==> flow/design.v <==
`timescale 1ns / 1ps
module BMU( HD1, HD2, HD3, HD4, HD5, HD6, HD7, HD8, HD9, HD10, HD11, HD12, HD13, HD14, HD15, HD16, Rx, len, clock, reset
    );
output  [1:0] HD1;
output  [1:0] HD2;
output  [1:0] HD3;
output  [1:0] HD4;
output  [1:0] HD5;
output  [1:0] HD6;
output  [1:0] HD7;
output  [1:0] HD8;
output  [1:0] HD9;
output  [1:0] HD10;
output  [1:0] HD11;
output  [1:0] HD12;
output  [1:0] HD13;
output  [1:0] HD14;
output  [1:0] HD15;
output  [1:0] HD16;
input [1:0] Rx;
input len;
input reset;
input clock;
   reg [1:0] 	 HD1;
   reg [1:0] 	 HD2;
   reg [1:0] 	 HD3;
   reg [1:0] 	 HD4;
   reg [1:0] 	 HD5;
   reg [1:0] 	 HD6;
   reg [1:0] 	 HD7;
   reg [1:0] 	 HD8;
   reg [1:0] 	 HD9;
   reg [1:0] 	 HD10;
   reg [1:0] 	 HD11;
   reg [1:0] 	 HD12;
   reg [1:0] 	 HD13;
   reg [1:0] 	 HD14;
   reg [1:0] 	 HD15;
   reg [1:0] 	 HD16; 
always@(posedge clock or posedge reset)
begin
if(reset)
begin
HD1<=0; HD9<=0;
HD2<=0; HD10<=0;
HD3<=0; HD11<=0;
HD4<=0; HD12<=0;
HD5<=0; HD13<=0;
HD6<=0; HD14<=0;
HD7<=0; HD15<=0;
HD8<=0; HD16<=0;
end
else if(len)
begin
case(Rx)
					2'b00: begin
                         HD1 <=2'b00; HD2 <=2'b10; HD3 <=2'b01; HD4 <=2'b01;
                         HD5 <=2'b10; HD6 <=2'b00; HD7 <=2'b01; HD8 <=2'b01;
                         HD9 <=2'b10; HD10<=2'b00; HD11<=2'b01; HD12<=2'b01;
                         HD13<=2'b00; HD14<=2'b10; HD15<=2'b01; HD16<=2'b01;
                      end
               2'b01: begin
                         HD1 <=2'b01; HD2 <=2'b01; HD3 <=2'b00; HD4 <=2'b10;
                         HD5 <=2'b01; HD6 <=2'b01; HD7 <=2'b10; HD8 <=2'b00;
                         HD9 <=2'b01; HD10<=2'b01; HD11<=2'b10; HD12<=2'b00;
                         HD13<=2'b01; HD14<=2'b01; HD15<=2'b00; HD16<=2'b10;
                      end
               2'b10: begin
                         HD1 <=2'b01; HD2 <=2'b01; HD3 <=2'b10; HD4 <=2'b00;
                         HD5 <=2'b01; HD6 <=2'b01; HD7 <=2'b00; HD8 <=2'b10;
                         HD9 <=2'b01; HD10<=2'b01; HD11<=2'b00; HD12<=2'b10;
                         HD13<=2'b01; HD14<=2'b01; HD15<=2'b10; HD16<=2'b00;
                      end
               2'b11: begin
                         HD1 <=2'b10; HD2 <=2'b00; HD3 <=2'b01; HD4 <=2'b01;
                         HD5 <=2'b00; HD6 <=2'b10; HD7 <=2'b01; HD8 <=2'b01;
                         HD9 <=2'b00; HD10<=2'b10; HD11<=2'b01; HD12<=2'b01;
                         HD13<=2'b10; HD14<=2'b00; HD15<=2'b01; HD16<=2'b01;
                      end
          endcase 
end
end
endmodule
`timescale 1ns / 1ps
module Add_Compare(acs_pm_survivor, acs_label, acs_pm_ina, HD_ina, acs_pm_inb, HD_inb, norm, aen, clock, reset
    );
output [3:0] acs_pm_survivor;
output acs_label;
input [3:0] acs_pm_ina;
input [3:0] acs_pm_inb;
input [1:0] HD_ina;
input [1:0] HD_inb;
input [3:0] norm;
input aen;
input clock;
input reset;
reg [3:0] acs_pm_survivor;
reg  acs_label; 
reg [3:0] suma;
reg [3:0] sumb;
wire [4:0] adda = (acs_pm_ina - norm) + HD_ina;
wire [4:0] addb = (acs_pm_inb - norm) + HD_inb;
always@(posedge clock or posedge reset)
begin
if(reset)
suma<=0;
else
begin
if(aen && adda[4])
suma<=4'b1111;
else if(aen)
suma<=adda[3:0];
end
end
always@(posedge clock or posedge reset)
begin
if(reset)
sumb<=0;
else if(aen && addb[4])
sumb<=4'b1111;
else if(aen)
sumb<=addb[3:0];
end
always@(suma or sumb)
begin
if(suma<=sumb)
begin
acs_pm_survivor=suma;
acs_label=1'b0;
end
else
begin
acs_pm_survivor=sumb;
acs_label=1'b1;
end
end
endmodule
`timescale 1ns / 1ps
module ACSU(acs0_pm_out, acs1_pm_out, acs2_pm_out, acs3_pm_out, 
                 acs4_pm_out, acs5_pm_out, acs6_pm_out, acs7_pm_out,
                 acs0_label,  acs1_label,  acs2_label,  acs3_label, 
                 acs4_label,  acs5_label,  acs6_label,  acs7_label,
                 acs0_pm_ina,  acs0_pm_inb, HD0_ina, HD0_inb,
                 acs1_pm_ina,  acs1_pm_inb, HD1_ina, HD1_inb,
                 acs2_pm_ina,  acs2_pm_inb, HD2_ina, HD2_inb,
                 acs3_pm_ina,  acs3_pm_inb, HD3_ina, HD3_inb,
                 acs4_pm_ina,  acs4_pm_inb, HD4_ina, HD4_inb,
                 acs5_pm_ina,  acs5_pm_inb, HD5_ina, HD5_inb,
                 acs6_pm_ina,  acs6_pm_inb, HD6_ina, HD6_inb,
                 acs7_pm_ina,  acs7_pm_inb, HD7_ina, HD7_inb,
                 norm, aen, clock, reset
                );
   output [3:0] acs0_pm_out;
   output [3:0] acs1_pm_out;
   output [3:0] acs2_pm_out;
   output [3:0] acs3_pm_out;
   output [3:0] acs4_pm_out;
   output [3:0] acs5_pm_out;
   output [3:0] acs6_pm_out;
   output [3:0] acs7_pm_out;
   output  acs0_label;
   output  acs1_label;
   output  acs2_label;
   output  acs3_label;
   output  acs4_label;
   output  acs5_label;
   output  acs6_label;
   output  acs7_label;
   input [3:0]  acs0_pm_ina;
   input [3:0]  acs1_pm_ina;
   input [3:0]  acs2_pm_ina;
   input [3:0]  acs3_pm_ina;
   input [3:0]  acs4_pm_ina;
   input [3:0]  acs5_pm_ina;
   input [3:0]  acs6_pm_ina;
   input [3:0]  acs7_pm_ina;
   input [3:0]  acs0_pm_inb;
   input [3:0]  acs1_pm_inb;
   input [3:0]  acs2_pm_inb;
   input [3:0]  acs3_pm_inb;
   input [3:0]  acs4_pm_inb;
   input [3:0]  acs5_pm_inb;
   input [3:0]  acs6_pm_inb;
   input [3:0]  acs7_pm_inb;
   input [1:0] 	   HD0_ina;
   input [1:0] 	   HD1_ina;
   input [1:0] 	   HD2_ina;
   input [1:0] 	   HD3_ina;
   input [1:0] 	   HD4_ina;
   input [1:0] 	   HD5_ina;
   input [1:0] 	   HD6_ina;
   input [1:0] 	   HD7_ina;
   input [1:0] 	   HD0_inb;
   input [1:0] 	   HD1_inb;
   input [1:0] 	   HD2_inb;
   input [1:0] 	   HD3_inb;
   input [1:0] 	   HD4_inb;
   input [1:0] 	   HD5_inb;
   input [1:0] 	   HD6_inb;
   input [1:0] 	   HD7_inb;   
   input [3:0] norm;
   input aen;
   input clock;
   input reset;
Add_Compare DUT0 (.acs_pm_survivor(acs0_pm_out), 
               .acs_label(acs0_label),
               .acs_pm_ina(acs0_pm_ina), 
               .HD_ina(HD0_ina), 
               .acs_pm_inb(acs0_pm_inb), 
               .HD_inb(HD0_inb),
               .norm(norm),
               .aen(aen),
               .clock(clock),
               .reset(reset)
              );
Add_Compare DUT1 (.acs_pm_survivor(acs1_pm_out),
               .acs_label(acs1_label), 
               .acs_pm_ina(acs1_pm_ina), 
               .HD_ina(HD1_ina), 
               .acs_pm_inb(acs1_pm_inb), 
               .HD_inb(HD1_inb),
               .norm(norm),
               .aen(aen),
               .clock(clock),
               .reset(reset)
              );
Add_Compare DUT2 (.acs_pm_survivor(acs2_pm_out), 
               .acs_label(acs2_label),
               .acs_pm_ina(acs2_pm_ina), 
               .HD_ina(HD2_ina),
               .acs_pm_inb(acs2_pm_inb), 
               .HD_inb(HD2_inb),
               .norm(norm),
               .aen(aen),
               .clock(clock),
               .reset(reset)
              );
Add_Compare DUT3 (.acs_pm_survivor(acs3_pm_out), 
               .acs_label(acs3_label),
               .acs_pm_ina(acs3_pm_ina), 
               .HD_ina(HD3_ina),
               .acs_pm_inb(acs3_pm_inb), 
               .HD_inb(HD3_inb),
               .norm(norm),
               .aen(aen),
               .clock(clock),
               .reset(reset)
              );
Add_Compare DUT4 (.acs_pm_survivor(acs4_pm_out), 
               .acs_label(acs4_label),
               .acs_pm_ina(acs4_pm_ina), 
               .HD_ina(HD4_ina),
               .acs_pm_inb(acs4_pm_inb), 
               .HD_inb(HD4_inb),
               .norm(norm),
               .aen(aen),
               .clock(clock),
               .reset(reset)
              );
Add_Compare DUT5 (.acs_pm_survivor(acs5_pm_out), 
               .acs_label(acs5_label),
               .acs_pm_ina(acs5_pm_ina), 
               .HD_ina(HD5_ina),
               .acs_pm_inb(acs5_pm_inb), 
               .HD_inb(HD5_inb),               
               .norm(norm),
               .aen(aen),
               .clock(clock),
               .reset(reset)
               );
Add_Compare DUT6 (.acs_pm_survivor(acs6_pm_out), 
               .acs_label(acs6_label),
               .acs_pm_ina(acs6_pm_ina), 
               .HD_ina(HD6_ina),
               .acs_pm_inb(acs6_pm_inb), 
               .HD_inb(HD6_inb),
               .norm(norm),
               .aen(aen),
               .clock(clock),
               .reset(reset)
              );
Add_Compare DUT7 (.acs_pm_survivor(acs7_pm_out), 
               .acs_label(acs7_label),
               .acs_pm_ina(acs7_pm_ina), 
               .HD_ina(HD7_ina),
               .acs_pm_inb(acs7_pm_inb), 
               .HD_inb(HD7_inb),
               .norm(norm),
               .aen(aen),
               .clock(clock),
               .reset(reset)
              );
endmodule 
`timescale 1ns / 1ps
module Decision( bstate, flag_metric, in0, in1, in2, in3, in4 ,in5, in6, in7);
output [2:0] bstate;
output [3:0] flag_metric;
input [3:0] in0;
input [3:0] in1;
input [3:0] in2;
input [3:0] in3;
input [3:0] in4;
input [3:0] in5;
input [3:0] in6;
input [3:0] in7;
reg [2:0] bstate;
reg [3:0] min01;
reg [3:0] min23;
reg [3:0] min45;
reg [3:0] min67;
reg [3:0] min0123;
reg [3:0] min4567;
reg [3:0] flag_metric; 
always@(*)
begin
if(in0<=in1)
min01=in0;
else
min01=in1;
if(in2<=in3)
min23=in2;
else
min23=in3;
if(in4<=in5)
min45=in4;
else
min45=in5;
if(in6<=in7)
min67=in6;
else
min67=in7;
if(min01<=min23)
min0123=min01;
else
min0123=min23;
if(min45<=min67)
min4567=min45;
else
min4567=min67;
if(min0123<=min4567)
flag_metric=min0123;
else
flag_metric=min4567;
end
always@(*)
begin
bstate=3'b000;
if(flag_metric==in0)
bstate=3'b000;
if(flag_metric==in1)
bstate=3'b001;
if(flag_metric==in2)
bstate=3'b010;
if(flag_metric==in3)
bstate=3'b011;
if(flag_metric==in4)
bstate=3'b100;
if(flag_metric==in5)
bstate=3'b101;
if(flag_metric==in6)
bstate=3'b110;
if(flag_metric==in7)
bstate=3'b111;
end
endmodule
module controlpath (Dx,  oen,  len, aen, 
                     A0_out, A1_out, A2_out, A3_out, A4_out, A5_out, A6_out, A7_out,
                     A0_in,  A1_in,  A2_in,  A3_in,  A4_in,  A5_in,  A6_in,  A7_in,
                     acs0_label,  acs1_label,  acs2_label,  acs3_label,  acs4_label,  acs5_label,  acs6_label,  acs7_label,
                     min_metric, seqrdy, reset, clock 
                    );
   output  Dx;
   output [3:0] min_metric;
   output           oen;
   output           len;
   output          aen;
   output [3:0] A0_out;
   output [3:0] A1_out;
   output [3:0] A2_out;
   output [3:0] A3_out;
   output [3:0] A4_out;
   output [3:0] A5_out;
   output [3:0] A6_out;
   output [3:0] A7_out;
   input [3:0] A0_in;
   input [3:0] A1_in;
   input [3:0] A2_in;
   input [3:0] A3_in;
   input [3:0] A4_in;
   input [3:0] A5_in;
   input [3:0] A6_in;
   input [3:0] A7_in;
   input   acs0_label;
   input   acs1_label;
   input   acs2_label;
   input   acs3_label;
   input   acs4_label;
   input   acs5_label;
   input   acs6_label;
   input   acs7_label;
   input 	  seqrdy;
   input 	  reset;
   input 	  clock;
   reg [14:0]   P0;
   reg [14:0]   P1;
   reg [14:0]   P2;
   reg [14:0]   P3;
   reg [14:0]   P4;
   reg [14:0]   P5;
   reg [14:0]   P6;
   reg [14:0]   P7;
   reg [3:0]   A0;
   reg [3:0]   A1;
   reg [3:0]   A2;
   reg [3:0]   A3;
   reg [3:0]   A4;
   reg [3:0]   A5;
   reg [3:0]   A6;
   reg [3:0]   A7;
   reg [3:0] 	  write_ptr;
   reg [3:0] 	  trace_ptr;
   reg [2:0] 	  tb_reg;
   reg 		   len;
   reg 		  aen;
   reg 		  wen;
   reg 		  ten;
   reg 		   oen;
   parameter [6:0] 
                   RESET           =7'b0000001,
                   calc_HD         =7'b0000010,
                   add_HD          =7'b0000100,
                   write_state     =7'b0001000,
                   beststate       =7'b0010000,
                   traceback       =7'b0100000,
						 output_DX       =7'b1000000;
   reg [6:0] next_state;
   wire [2:0] min_state;
   Decision UUT_TB (.bstate(min_state), .flag_metric(min_metric),
                         .in0(A0_out), .in1(A1_out), .in2(A2_out), .in3(A3_out), 
                         .in4(A4_out), .in5(A5_out), .in6(A6_out), .in7(A7_out));
   assign Dx = ( oen) ? tb_reg[0] : 1'b0;
   assign A0_out = (write_ptr>0) ? A0_in:A0;
   assign A1_out = (write_ptr>0) ? A1_in:A1;
   assign A2_out = (write_ptr>0) ? A2_in:A2;
   assign A3_out = (write_ptr>0) ? A3_in:A3;
   assign A4_out = (write_ptr>0) ? A4_in:A4;
   assign A5_out = (write_ptr>0) ? A5_in:A5;
   assign A6_out = (write_ptr>0) ? A6_in:A6;
   assign A7_out = (write_ptr>0) ? A7_in:A7;
   always @(posedge clock or posedge reset)
     begin
	if (reset)
	  begin
	     P0 <=0; P1 <=0; P2 <=0; P3 <=0; P4 <=0; P5 <=0; P6 <=0; P7 <=0;
	  end
	else
	  begin
             if (wen && write_ptr>0)
               begin
                  P0   <={acs0_label, P0[14:1]};									 
                  P1   <={acs1_label, P1[14:1]};									 
                  P2   <={acs2_label, P2[14:1]};
                  P3   <={acs3_label, P3[14:1]};
                  P4   <={acs4_label, P4[14:1]};
                  P5   <={acs5_label, P5[14:1]};
                  P6   <={acs6_label, P6[14:1]};
                  P7   <={acs7_label, P7[14:1]};		  
               end	  
      end
	  end
   always @(posedge clock or posedge reset)
     begin
	if (reset)
	  begin
	     A0 <=0;       A1 <=4'b1111; A2 <=4'b1111; A3 <=4'b1111; 
             A4 <=4'b1111; A5 <=4'b1111; A6 <=4'b1111; A7 <=4'b1111;
	  end
	else
	  begin
             if (wen)
               begin
                  A0 <=A0_in; A1 <=A1_in; A2 <=A2_in; A3 <=A3_in; 
                  A4 <=A4_in; A5 <=A5_in; A6 <=A6_in; A7 <=A7_in;
               end
	  end
     end
   always @(posedge clock or posedge reset)
     begin
	if (reset)
	  tb_reg <=0;
	else
	  begin
	     if (next_state==write_state)
	        tb_reg <=min_state;
	     else if (ten)
               begin
                  case (tb_reg)
                    3'b000 : tb_reg <={P0[trace_ptr],tb_reg[2:1]};
                    3'b001 : tb_reg <={P1[trace_ptr],tb_reg[2:1]};
                    3'b010 : tb_reg <={P2[trace_ptr],tb_reg[2:1]};
                    3'b011 : tb_reg <={P3[trace_ptr],tb_reg[2:1]};
                    3'b100 : tb_reg <={P4[trace_ptr],tb_reg[2:1]};
                    3'b101 : tb_reg <={P5[trace_ptr],tb_reg[2:1]};
                    3'b110 : tb_reg <={P6[trace_ptr],tb_reg[2:1]};
                    3'b111 : tb_reg <={P7[trace_ptr],tb_reg[2:1]};
                  endcase
	       end
	  end
     end
   always @ (posedge clock or posedge reset)
     begin
        if (reset)
          begin
              len <=0; aen <=0; wen <=0; ten <=0;  oen <=0;
	     write_ptr    <=0;
	     trace_ptr    <=0;
             next_state   <= RESET;
          end
        else
          begin
             case(next_state)
               RESET:      begin
		             if (seqrdy)
			       begin
                                   len <=0; aen <=0; wen <=0; ten <=0;  oen <=0;
                                  next_state <=calc_HD;
			       end
		             else
			       next_state <=RESET;
                           end  
               calc_HD:    begin
                               len <=1; aen <=0; wen <=0; ten <=0;  oen <=0;
                              next_state   <= add_HD;
                           end 
               add_HD:        begin
                             if (seqrdy)
                               begin
                               len <=0; aen <=1; wen <=0; ten <=0;  oen <=0;
                              next_state   <= write_state;
                               end
                             else
                              next_state   <= add_HD;
                           end 
               write_state: begin
                                 if (write_ptr < 14)
                                   begin
                                       len <=0; aen <=0; wen <=1; ten <=0;  oen <=0;
				      write_ptr <=write_ptr+1;
                                      next_state   <= calc_HD;
                                   end
                                else if (write_ptr == 14)
                                   begin
				       len <=0; aen <=0; wen <=1; ten <=0;  oen <=0;
				      write_ptr <=write_ptr+1;
                                      next_state   <= beststate;
			           end
                              end  
               beststate:    begin
                                  len <=0; aen <=0; wen <=0; ten <=0;  oen <=0;
		                 ;
		                 write_ptr    <=14;
		  		 trace_ptr    <=14;
                                 next_state   <= traceback;
                              end 
               traceback:     begin
                                 if (trace_ptr >1)
                                   begin
                                       len <=0; aen <=0; wen <=0; ten <=1;  oen <=0;
		                      trace_ptr    <=trace_ptr-1; 
                                      next_state   <= traceback;
                                   end	    
                                 else if (trace_ptr == 1) 
                                   begin
                                       len <=0; aen <=0; wen <=0; ten <=0;  oen <=0;
                                      next_state   <= output_DX;
	                           end
                              end 
               output_DX:     begin
                                       len <=0; aen <=0; wen <=0; ten <=0;  oen <=1;
                                      next_state   <= calc_HD;
                end 
	    endcase 
	 end 
   end 
endmodule
`timescale 1ns / 1ps
module Viterbi(Dx, Rx, oen, rxrdy, clock, seqrdy,reset
    );
output Dx;
output oen;
output rxrdy;
input [1:0] Rx;
input seqrdy;
input reset;
input clock;
wire[3:0] A0_out;
wire[3:0] A1_out;
wire[3:0] A2_out;
wire[3:0] A3_out;
wire[3:0] A4_out;
wire[3:0] A5_out;
wire[3:0] A6_out;
wire[3:0] A7_out;
 wire [3:0] acs0_pm_out;
 wire [3:0] acs1_pm_out;
 wire [3:0] acs2_pm_out;
 wire [3:0] acs3_pm_out;
 wire [3:0] acs4_pm_out;
 wire [3:0] acs5_pm_out;   
 wire [3:0] acs6_pm_out;   
 wire [3:0] acs7_pm_out;
wire acs0_label;
wire acs1_label;
wire acs2_label;
wire acs3_label;
wire acs4_label;
wire acs5_label;
wire acs6_label;
wire acs7_label;
wire len;
wire aen;
wire [3:0] min_metric;
assign rxrdy = len;
wire [1:0] HD1;	wire [1:0] HD9;
wire [1:0] HD2;	wire [1:0] HD10;
wire [1:0] HD3;   wire [1:0] HD11;
wire [1:0] HD4;	wire [1:0] HD12;
wire [1:0] HD5;	wire [1:0] HD13;
wire [1:0] HD6;	wire [1:0] HD14;
wire [1:0] HD7;	wire [1:0] HD15;
wire [1:0] HD8;	wire [1:0] HD16;
BMU U1(.HD1(HD1), .HD2(HD2), .HD3(HD3), .HD4(HD4), .HD5(HD5), .HD6(HD6), .HD7(HD7), .HD8(HD8), .HD9(HD9), .HD10(HD10), .HD11(HD11), .HD12(HD12), .HD13(HD13), .HD14(HD14), .HD15(HD15), .HD16(HD16), .Rx(Rx), .len(len & seqrdy), .clock(clock), .reset(reset)
);
ACSU U2(.acs0_pm_out(acs0_pm_out), .acs1_pm_out(acs1_pm_out), 
              .acs2_pm_out(acs2_pm_out), .acs3_pm_out(acs3_pm_out), 
              .acs4_pm_out(acs4_pm_out), .acs5_pm_out(acs5_pm_out), 
              .acs6_pm_out(acs6_pm_out), .acs7_pm_out(acs7_pm_out),
              .acs0_label(acs0_label),   .acs1_label(acs1_label), 
              .acs2_label(acs2_label),   .acs3_label(acs3_label), 
              .acs4_label(acs4_label),   .acs5_label(acs5_label), 
              .acs6_label(acs6_label),   .acs7_label(acs7_label),
              .acs0_pm_ina(A0_out),  .acs0_pm_inb(A4_out), .HD0_ina(HD1), .HD0_inb(HD9),
              .acs1_pm_ina(A0_out),  .acs1_pm_inb(A4_out), .HD1_ina(HD2), .HD1_inb(HD10),
              .acs2_pm_ina(A1_out),  .acs2_pm_inb(A5_out), .HD2_ina(HD3), .HD2_inb(HD11),
              .acs3_pm_ina(A1_out),  .acs3_pm_inb(A5_out), .HD3_ina(HD4), .HD3_inb(HD12),
              .acs4_pm_ina(A2_out),  .acs4_pm_inb(A6_out), .HD4_ina(HD5), .HD4_inb(HD13),
              .acs5_pm_ina(A2_out),  .acs5_pm_inb(A6_out), .HD5_ina(HD6), .HD5_inb(HD14),
              .acs6_pm_ina(A3_out),  .acs6_pm_inb(A7_out), .HD6_ina(HD7), .HD6_inb(HD15),
              .acs7_pm_ina(A3_out),  .acs7_pm_inb(A7_out), .HD7_ina(HD8), .HD7_inb(HD16),
	      .norm(min_metric), .aen(aen), .reset(reset), .clock(clock)
              );
				 controlpath U3(.Dx(Dx), .oen(oen), .len(len), .aen(aen), 
                 .A0_out(A0_out), .A1_out(A1_out), .A2_out(A2_out), .A3_out(A3_out), 
                 .A4_out(A4_out), .A5_out(A5_out), .A6_out(A6_out), .A7_out(A7_out),
                 .A0_in(acs0_pm_out), .A1_in(acs1_pm_out), .A2_in(acs2_pm_out), .A3_in(acs3_pm_out),  
                 .A4_in(acs4_pm_out), .A5_in(acs5_pm_out), .A6_in(acs6_pm_out), .A7_in(acs7_pm_out),
                 .acs0_label(acs0_label), .acs1_label(acs1_label), .acs2_label(acs2_label), .acs3_label(acs3_label), 
                 .acs4_label(acs4_label), .acs5_label(acs5_label), .acs6_label(acs6_label), .acs7_label(acs7_label),
                 .min_metric(min_metric), .seqrdy(seqrdy), .reset(reset), .clock(clock)
                );
endmodule
* From RTL to reports: Viterbi
Tool output for the design above, in the order of the flow. Lines are those of the file above, counted from 1. A cell with - has no value.
Set-up: top module Viterbi, clock input clock, cell library sky130hd, library corner tt_025C_1v80

* After elaboration
Yosys after proc, flatten, opt, wreduce and memory -nomap, before mapping. Memory bits, and registers merged into a memory's read port (data or address), are not among the register bits. Print and check cells are not counted. Equal cells are merged and count once.
Operators by class: add/sub/neg operators 26, magnitude comparators 18, equality and inequality tests 32, shift operators 8, muxes and demuxes 104, bitwise logic cells 1, reduce/logical cells 55
Operators by type and width (count):
- 2-to-1 mux 4 bit | 59
- variable part select 15 x 4 -> 1 bit | 8
- adder 5 x 2 -> 5 bit | 16
- less-or-equal comparator 4 bit | 15
- parallel mux 7 bit (select 7 bit) | 1
- subtractor 4 x 4 -> 5 bit | 8
- nonzero test 2 bit | 19
- equality test 4 bit | 7
- 2-to-1 mux 7 bit | 4
- parallel mux 3 bit (select 8 bit) | 1
- parallel mux 2 bit (select 3 bit) | 4
- 2-to-1 mux 3 bit | 8
- 2-to-1 mux 1 bit | 19
- logical AND 1 bit | 17
- parallel mux 4 bit (select 2 bit) | 2
- parallel mux 1 bit (select 5 bit) | 3
- equality test 3 bit (second input constant) | 4
- AND reduction 4 bit | 3
- nonzero test 6 bit | 2
- OR reduction 2 bit | 5
- > comparator 4 x 1 -> 1 bit (second input constant) | 2
- parallel mux 1 bit (select 4 bit) | 2
- equality test 7 x 1 -> 1 bit (second input constant) | 1
- equality test 7 x 2 -> 1 bit (second input constant) | 1
- equality test 7 x 3 -> 1 bit (second input constant) | 1
- equality test 7 x 4 -> 1 bit (second input constant) | 1
- equality test 7 x 5 -> 1 bit (second input constant) | 1
- equality test 7 x 6 -> 1 bit (second input constant) | 1
Other operator kinds: 24; their cells: 29.
Bit counts: register bits after elaboration 247, bits of input ports 5, cells after elaboration 289

* Depth
Depth = most cells in a row (Yosys ltp): at word level without a register or memory, in the mapped netlist without a sequential cell, where the memories' decode and read muxes count.
Depth: depth after elaboration 18, ABC_AREA 1, mapped depth 52, depth with buffers taken out 52

* Netlist
Yosys stat after the flow's synthesis: flattened, memories mapped to cells. It holds for the ABC_AREA given above (unset counts as 0); a run with the other value may have another netlist.
Synthesis totals: mapped cells 2022, mapped area 0.0159653 mm², sequential area 0.0061672 mm², flip-flops 245
Cells by type:
- sky130_fd_sc_hd__dfrtp_1 | count 216, area in all 5.41E+03 µm²
- sky130_fd_sc_hd__nand2_1 | count 509, area in all 1.91E+03 µm²
- sky130_fd_sc_hd__ha_1 | count 118, area in all 1.48E+03 µm²
- sky130_fd_sc_hd__inv_1 | count 297, area in all 1.11E+03 µm²
- sky130_fd_sc_hd__o21ai_0 | count 222, area in all 1.11E+03 µm²
- sky130_fd_sc_hd__dfstp_2 | count 29, area in all 761.981 µm²
- sky130_fd_sc_hd__a21oi_1 | count 100, area in all 500.48 µm²
- sky130_fd_sc_hd__fa_1 | count 24, area in all 480.461 µm²
- sky130_fd_sc_hd__nand3_1 | count 77, area in all 385.37 µm²
- sky130_fd_sc_hd__nor2_1 | count 77, area in all 289.027 µm²
- sky130_fd_sc_hd__nand3_2 | count 24, area in all 240.23 µm²
- sky130_fd_sc_hd__clkbuf_1 | count 54, area in all 202.694 µm²
- sky130_fd_sc_hd__o211ai_1 | count 27, area in all 202.694 µm²
- sky130_fd_sc_hd__mux2_2 | count 16, area in all 180.173 µm²
- sky130_fd_sc_hd__nand2_2 | count 25, area in all 156.4 µm²
- sky130_fd_sc_hd__o22ai_1 | count 24, area in all 150.144 µm²
- sky130_fd_sc_hd__xor2_1 | count 15, area in all 131.376 µm²
- sky130_fd_sc_hd__nand2_4 | count 11, area in all 123.869 µm²
Other cell types: 34; their cells: 157.

* Path before layout
OpenSTA on the mapped netlist: ideal clock, no wires. The path of least setup slack (recovery checks aside). Input and output delay are each 20% of the period. Register names are those of the netlist, which keeps one name where synthesis merged equal registers.
Path post-synthesis: path type reg2reg, start reg U3.write_ptr[0], end reg U2.DUT6.sumb[3], clock period 8.0 ns, setup time 0.138 ns, time at the first pin 0.000 ns, data arrival time 7.412 ns, data required time 7.862 ns, path slack 0.450 ns, path delay 7.550 ns, driving pins on the path 39, buffers on the path 4, synthesis period reached 7.55 ns
"path delay" = arrival - input delay + setup time. "driving pins on the path" counts driving pins, that of a launching flip-flop among them; a cell with two outputs on the path counts twice. "synthesis period reached" = period - worst setup slack (recovery checks aside). The figure is calculated, with input and output delays left at 20% of the set period. The rows between start and end are the longest chain of elaborated cells between them; the timing report does not say that the signal goes this way. Where chains are equally long, one stands for them. A line is the first line of the expression or statement that the cell stems from. Yosys adds cells for indexed reads and writes and turns some case tables into memories. At most two assigning lines are given for a register; there are more.
On the way, post-synthesis: cell sequence sky130_fd_sc_hd__dfrtp_1 sky130_fd_sc_hd__inv_1 sky130_fd_sc_hd__ha_1 sky130_fd_sc_hd__nand3_2 sky130_fd_sc_hd__buf_6 sky130_fd_sc_hd__buf_2 sky130_fd_sc_hd__clkbuf_1 sky130_fd_sc_hd__clkbuf_1 sky130_fd_sc_hd__nand2_1 sky130_fd_sc_hd__o21ai_0 sky130_fd_sc_hd__ha_1 sky130_fd_sc_hd__nand2_1 sky130_fd_sc_hd__inv_1 sky130_fd_sc_hd__a32oi_1 sky130_fd_sc_hd__o21ai_0 sky130_fd_sc_hd__ha_1 sky130_fd_sc_hd__inv_1 sky130_fd_sc_hd__nor2_1 [... 3 more ...] sky130_fd_sc_hd__nand2_1 sky130_fd_sc_hd__o21ai_0 sky130_fd_sc_hd__ha_1 sky130_fd_sc_hd__inv_1 sky130_fd_sc_hd__o21bai_1 sky130_fd_sc_hd__nand4_1 sky130_fd_sc_hd__nand2_2 sky130_fd_sc_hd__nand2_2 sky130_fd_sc_hd__o21ai_0 sky130_fd_sc_hd__inv_1 sky130_fd_sc_hd__ha_1 sky130_fd_sc_hd__nand2_1 sky130_fd_sc_hd__o21ai_0 sky130_fd_sc_hd__xnor2_1 sky130_fd_sc_hd__nor3b_1 sky130_fd_sc_hd__or2_2 sky130_fd_sc_hd__nand3_1 sky130_fd_sc_hd__o211ai_1, cells in the longest elaborated chain 12, elaborated cells between the ends (all ways) 29
Ends and longest elaborated chain, post-synthesis:
- start, declared | line 420 | reg [3:0] write_ptr;
- start, assigned | line 548 | write_ptr <=write_ptr+1;
- start, assigned | line 554 | write_ptr <=write_ptr+1;
- > comparator 4 x 1 -> 1 bit | line 442 | assign A0_out = (write_ptr>0) ? A0_in:A0;
- 2-to-1 mux 4 bit | line 442
- less-or-equal comparator 4 bit | line 316 | if(in0<=in1)
- 2-to-1 mux 4 bit | line 316
- less-or-equal comparator 4 bit | line 332 | if(min01<=min23)
- 2-to-1 mux 4 bit | line 332
- less-or-equal comparator 4 bit | line 340 | if(min0123<=min4567)
- 2-to-1 mux 4 bit | line 340
- subtractor 4 x 4 -> 5 bit | line 102 | wire [4:0] addb = (acs_pm_inb - norm) + HD_inb;
- adder 5 x 2 -> 5 bit | line 102
- 2-to-1 mux 4 bit | line 121 | else if(aen)
- 2-to-1 mux 4 bit | line 119 | else if(aen && addb[4])
- end, assigned | line 118 | sumb<=0;
- end, assigned | line 122 | sumb<=addb[3:0];
- end, declared | line 100 | reg [3:0] sumb;

* Path in the finished layout
From the final timing report of stored run 1: the path of least setup slack in the routed layout; clock arrival at registers is part of the times.
Path post-layout: path type reg2reg, start reg U2.DUT2.sumb[3], end reg U2.DUT6.sumb[3], clock period 8.85 ns, setup time 0.10 ns, time at the first pin 0.56 ns, data arrival time 8.27 ns, data required time 9.31 ns, path slack 1.04 ns, driving pins on the path 39, buffers on the path 0
The rows between start and end are the longest chain of elaborated cells between them; the timing report does not say that the signal goes this way. Where chains are equally long, one stands for them. At most two assigning lines are given for a register; there are more.
On the way, post-layout: cell sequence sky130_fd_sc_hd__dfrtp_1 sky130_fd_sc_hd__inv_1 sky130_fd_sc_hd__ha_1 sky130_fd_sc_hd__nand2_1 sky130_fd_sc_hd__o21ai_2 sky130_fd_sc_hd__nand2_1 sky130_fd_sc_hd__o21ai_0 sky130_fd_sc_hd__nand2_1 sky130_fd_sc_hd__o21ai_0 sky130_fd_sc_hd__inv_1 sky130_fd_sc_hd__ha_1 sky130_fd_sc_hd__inv_1 sky130_fd_sc_hd__nor2_1 sky130_fd_sc_hd__o21ai_0 sky130_fd_sc_hd__a32oi_1 sky130_fd_sc_hd__o21ai_0 sky130_fd_sc_hd__ha_1 sky130_fd_sc_hd__nand2_1 [... 3 more ...] sky130_fd_sc_hd__inv_1 sky130_fd_sc_hd__o21ai_0 sky130_fd_sc_hd__ha_1 sky130_fd_sc_hd__inv_1 sky130_fd_sc_hd__o21bai_1 sky130_fd_sc_hd__nand4_1 sky130_fd_sc_hd__nand2_2 sky130_fd_sc_hd__nand2_2 sky130_fd_sc_hd__nor2_1 sky130_fd_sc_hd__a21oi_2 sky130_fd_sc_hd__ha_1 sky130_fd_sc_hd__fa_1 sky130_fd_sc_hd__inv_1 sky130_fd_sc_hd__fa_1 sky130_fd_sc_hd__nor3b_1 sky130_fd_sc_hd__or2_2 sky130_fd_sc_hd__nand3_1 sky130_fd_sc_hd__o211ai_1, cells in the longest elaborated chain 13, elaborated cells between the ends (all ways) 15, RTL lines with such cells 8
Ends and longest elaborated chain, post-layout:
- start, declared | line 100 | reg [3:0] sumb;
- start, assigned | line 118 | sumb<=0;
- start, assigned | line 122 | sumb<=addb[3:0];
- less-or-equal comparator 4 bit | line 126 | if(suma<=sumb)
- 2-to-1 mux 4 bit | line 126
- 2-to-1 mux 4 bit | line 444 | assign A2_out = (write_ptr>0) ? A2_in:A2;
- less-or-equal comparator 4 bit | line 320 | if(in2<=in3)
- 2-to-1 mux 4 bit | line 320
- less-or-equal comparator 4 bit | line 332 | if(min01<=min23)
- 2-to-1 mux 4 bit | line 332
- less-or-equal comparator 4 bit | line 340 | if(min0123<=min4567)
- 2-to-1 mux 4 bit | line 340
- subtractor 4 x 4 -> 5 bit | line 102 | wire [4:0] addb = (acs_pm_inb - norm) + HD_inb;
- adder 5 x 2 -> 5 bit | line 102
- 2-to-1 mux 4 bit | line 121 | else if(aen)
- 2-to-1 mux 4 bit | line 119 | else if(aen && addb[4])
- end, assigned | line 118
- end, assigned | line 122
- end, declared | line 100

Viterbi through Yosys and OpenROAD on sky130hd: 4 stored runs, unordered, with their settings and measured results. The constraints put input and output delay at 20% of the set period each and load the outputs with 0.01 pF.
"achieved clock period": clock period set for the run, less the worst setup slack. It is reckoned from that one timing run; input and output delays stay at 20% of the period that was set.
By "worst setup path time" is meant the share of the clock period that the worst setup path is allowed (20% is reserved at inputs, 20% at outputs), minus its slack. Clock arrival times at its registers enter into it.
[stored run 1] settings: ABC_AREA=1, CORE_UTILIZATION=68, CTS_CLUSTER_SIZE=25, MAX_ROUTING_LAYER=met4, SETUP_SLACK_MARGIN=0.21, period_ns=8.85, CAP_MARGIN=20, CORE_MARGIN=2, SLEW_MARGIN=20
[stored run 1] result: chip area after synthesis (Yosys) 0.0159653 mm², die area 0.0247197 mm², utilization 74.7%, worst setup slack after layout 1.042 ns, worst hold slack 0.482 ns, achieved clock period 7.808 ns, worst setup path time 7.81 ns, worst setup path kind reg2reg
[stored run 2] settings: CELL_PAD_IN_SITES_GLOBAL_PLACEMENT=2, CORE_ASPECT_RATIO=1.57, CORE_MARGIN=3, CORE_UTILIZATION=21, CTS_CLUSTER_DIAMETER=348, CTS_CLUSTER_SIZE=97, MAX_ROUTING_LAYER=met4, SETUP_SLACK_MARGIN=0.94, SLEW_MARGIN=10, TNS_END_PERCENT=25, period_ns=7.8, CAP_MARGIN=20
[stored run 2] result: chip area after synthesis (Yosys) 0.0165183 mm², die area 0.0821447 mm², utilization 27.3%, worst setup slack after layout -0.145 ns, worst hold slack 0.508 ns, achieved clock period 7.945 ns, worst setup path time 7.94 ns, worst setup path kind reg2reg
[stored run 3] settings: CORE_UTILIZATION=65, period_ns=7.97, CAP_MARGIN=20, CORE_MARGIN=2, SLEW_MARGIN=20
[stored run 3] result: chip area after synthesis (Yosys) 0.0165183 mm², die area 0.0267045 mm², utilization 78.9%, worst setup slack after layout 0.061 ns, worst hold slack 0.488 ns, achieved clock period 7.909 ns, worst setup path time 7.91 ns, worst setup path kind reg2reg
[stored run 4] settings: CORE_UTILIZATION=69, CTS_CLUSTER_SIZE=57, MAX_ROUTING_LAYER=met4, SETUP_SLACK_MARGIN=0.21, period_ns=8.85, CAP_MARGIN=20, CORE_MARGIN=2, SLEW_MARGIN=20
[stored run 4] result: chip area after synthesis (Yosys) 0.0165183 mm², die area 0.0251936 mm², utilization 77.5%, worst setup slack after layout 0.558 ns, worst hold slack 0.467 ns, achieved clock period 8.292 ns, worst setup path time 8.29 ns, worst setup path kind reg2reg
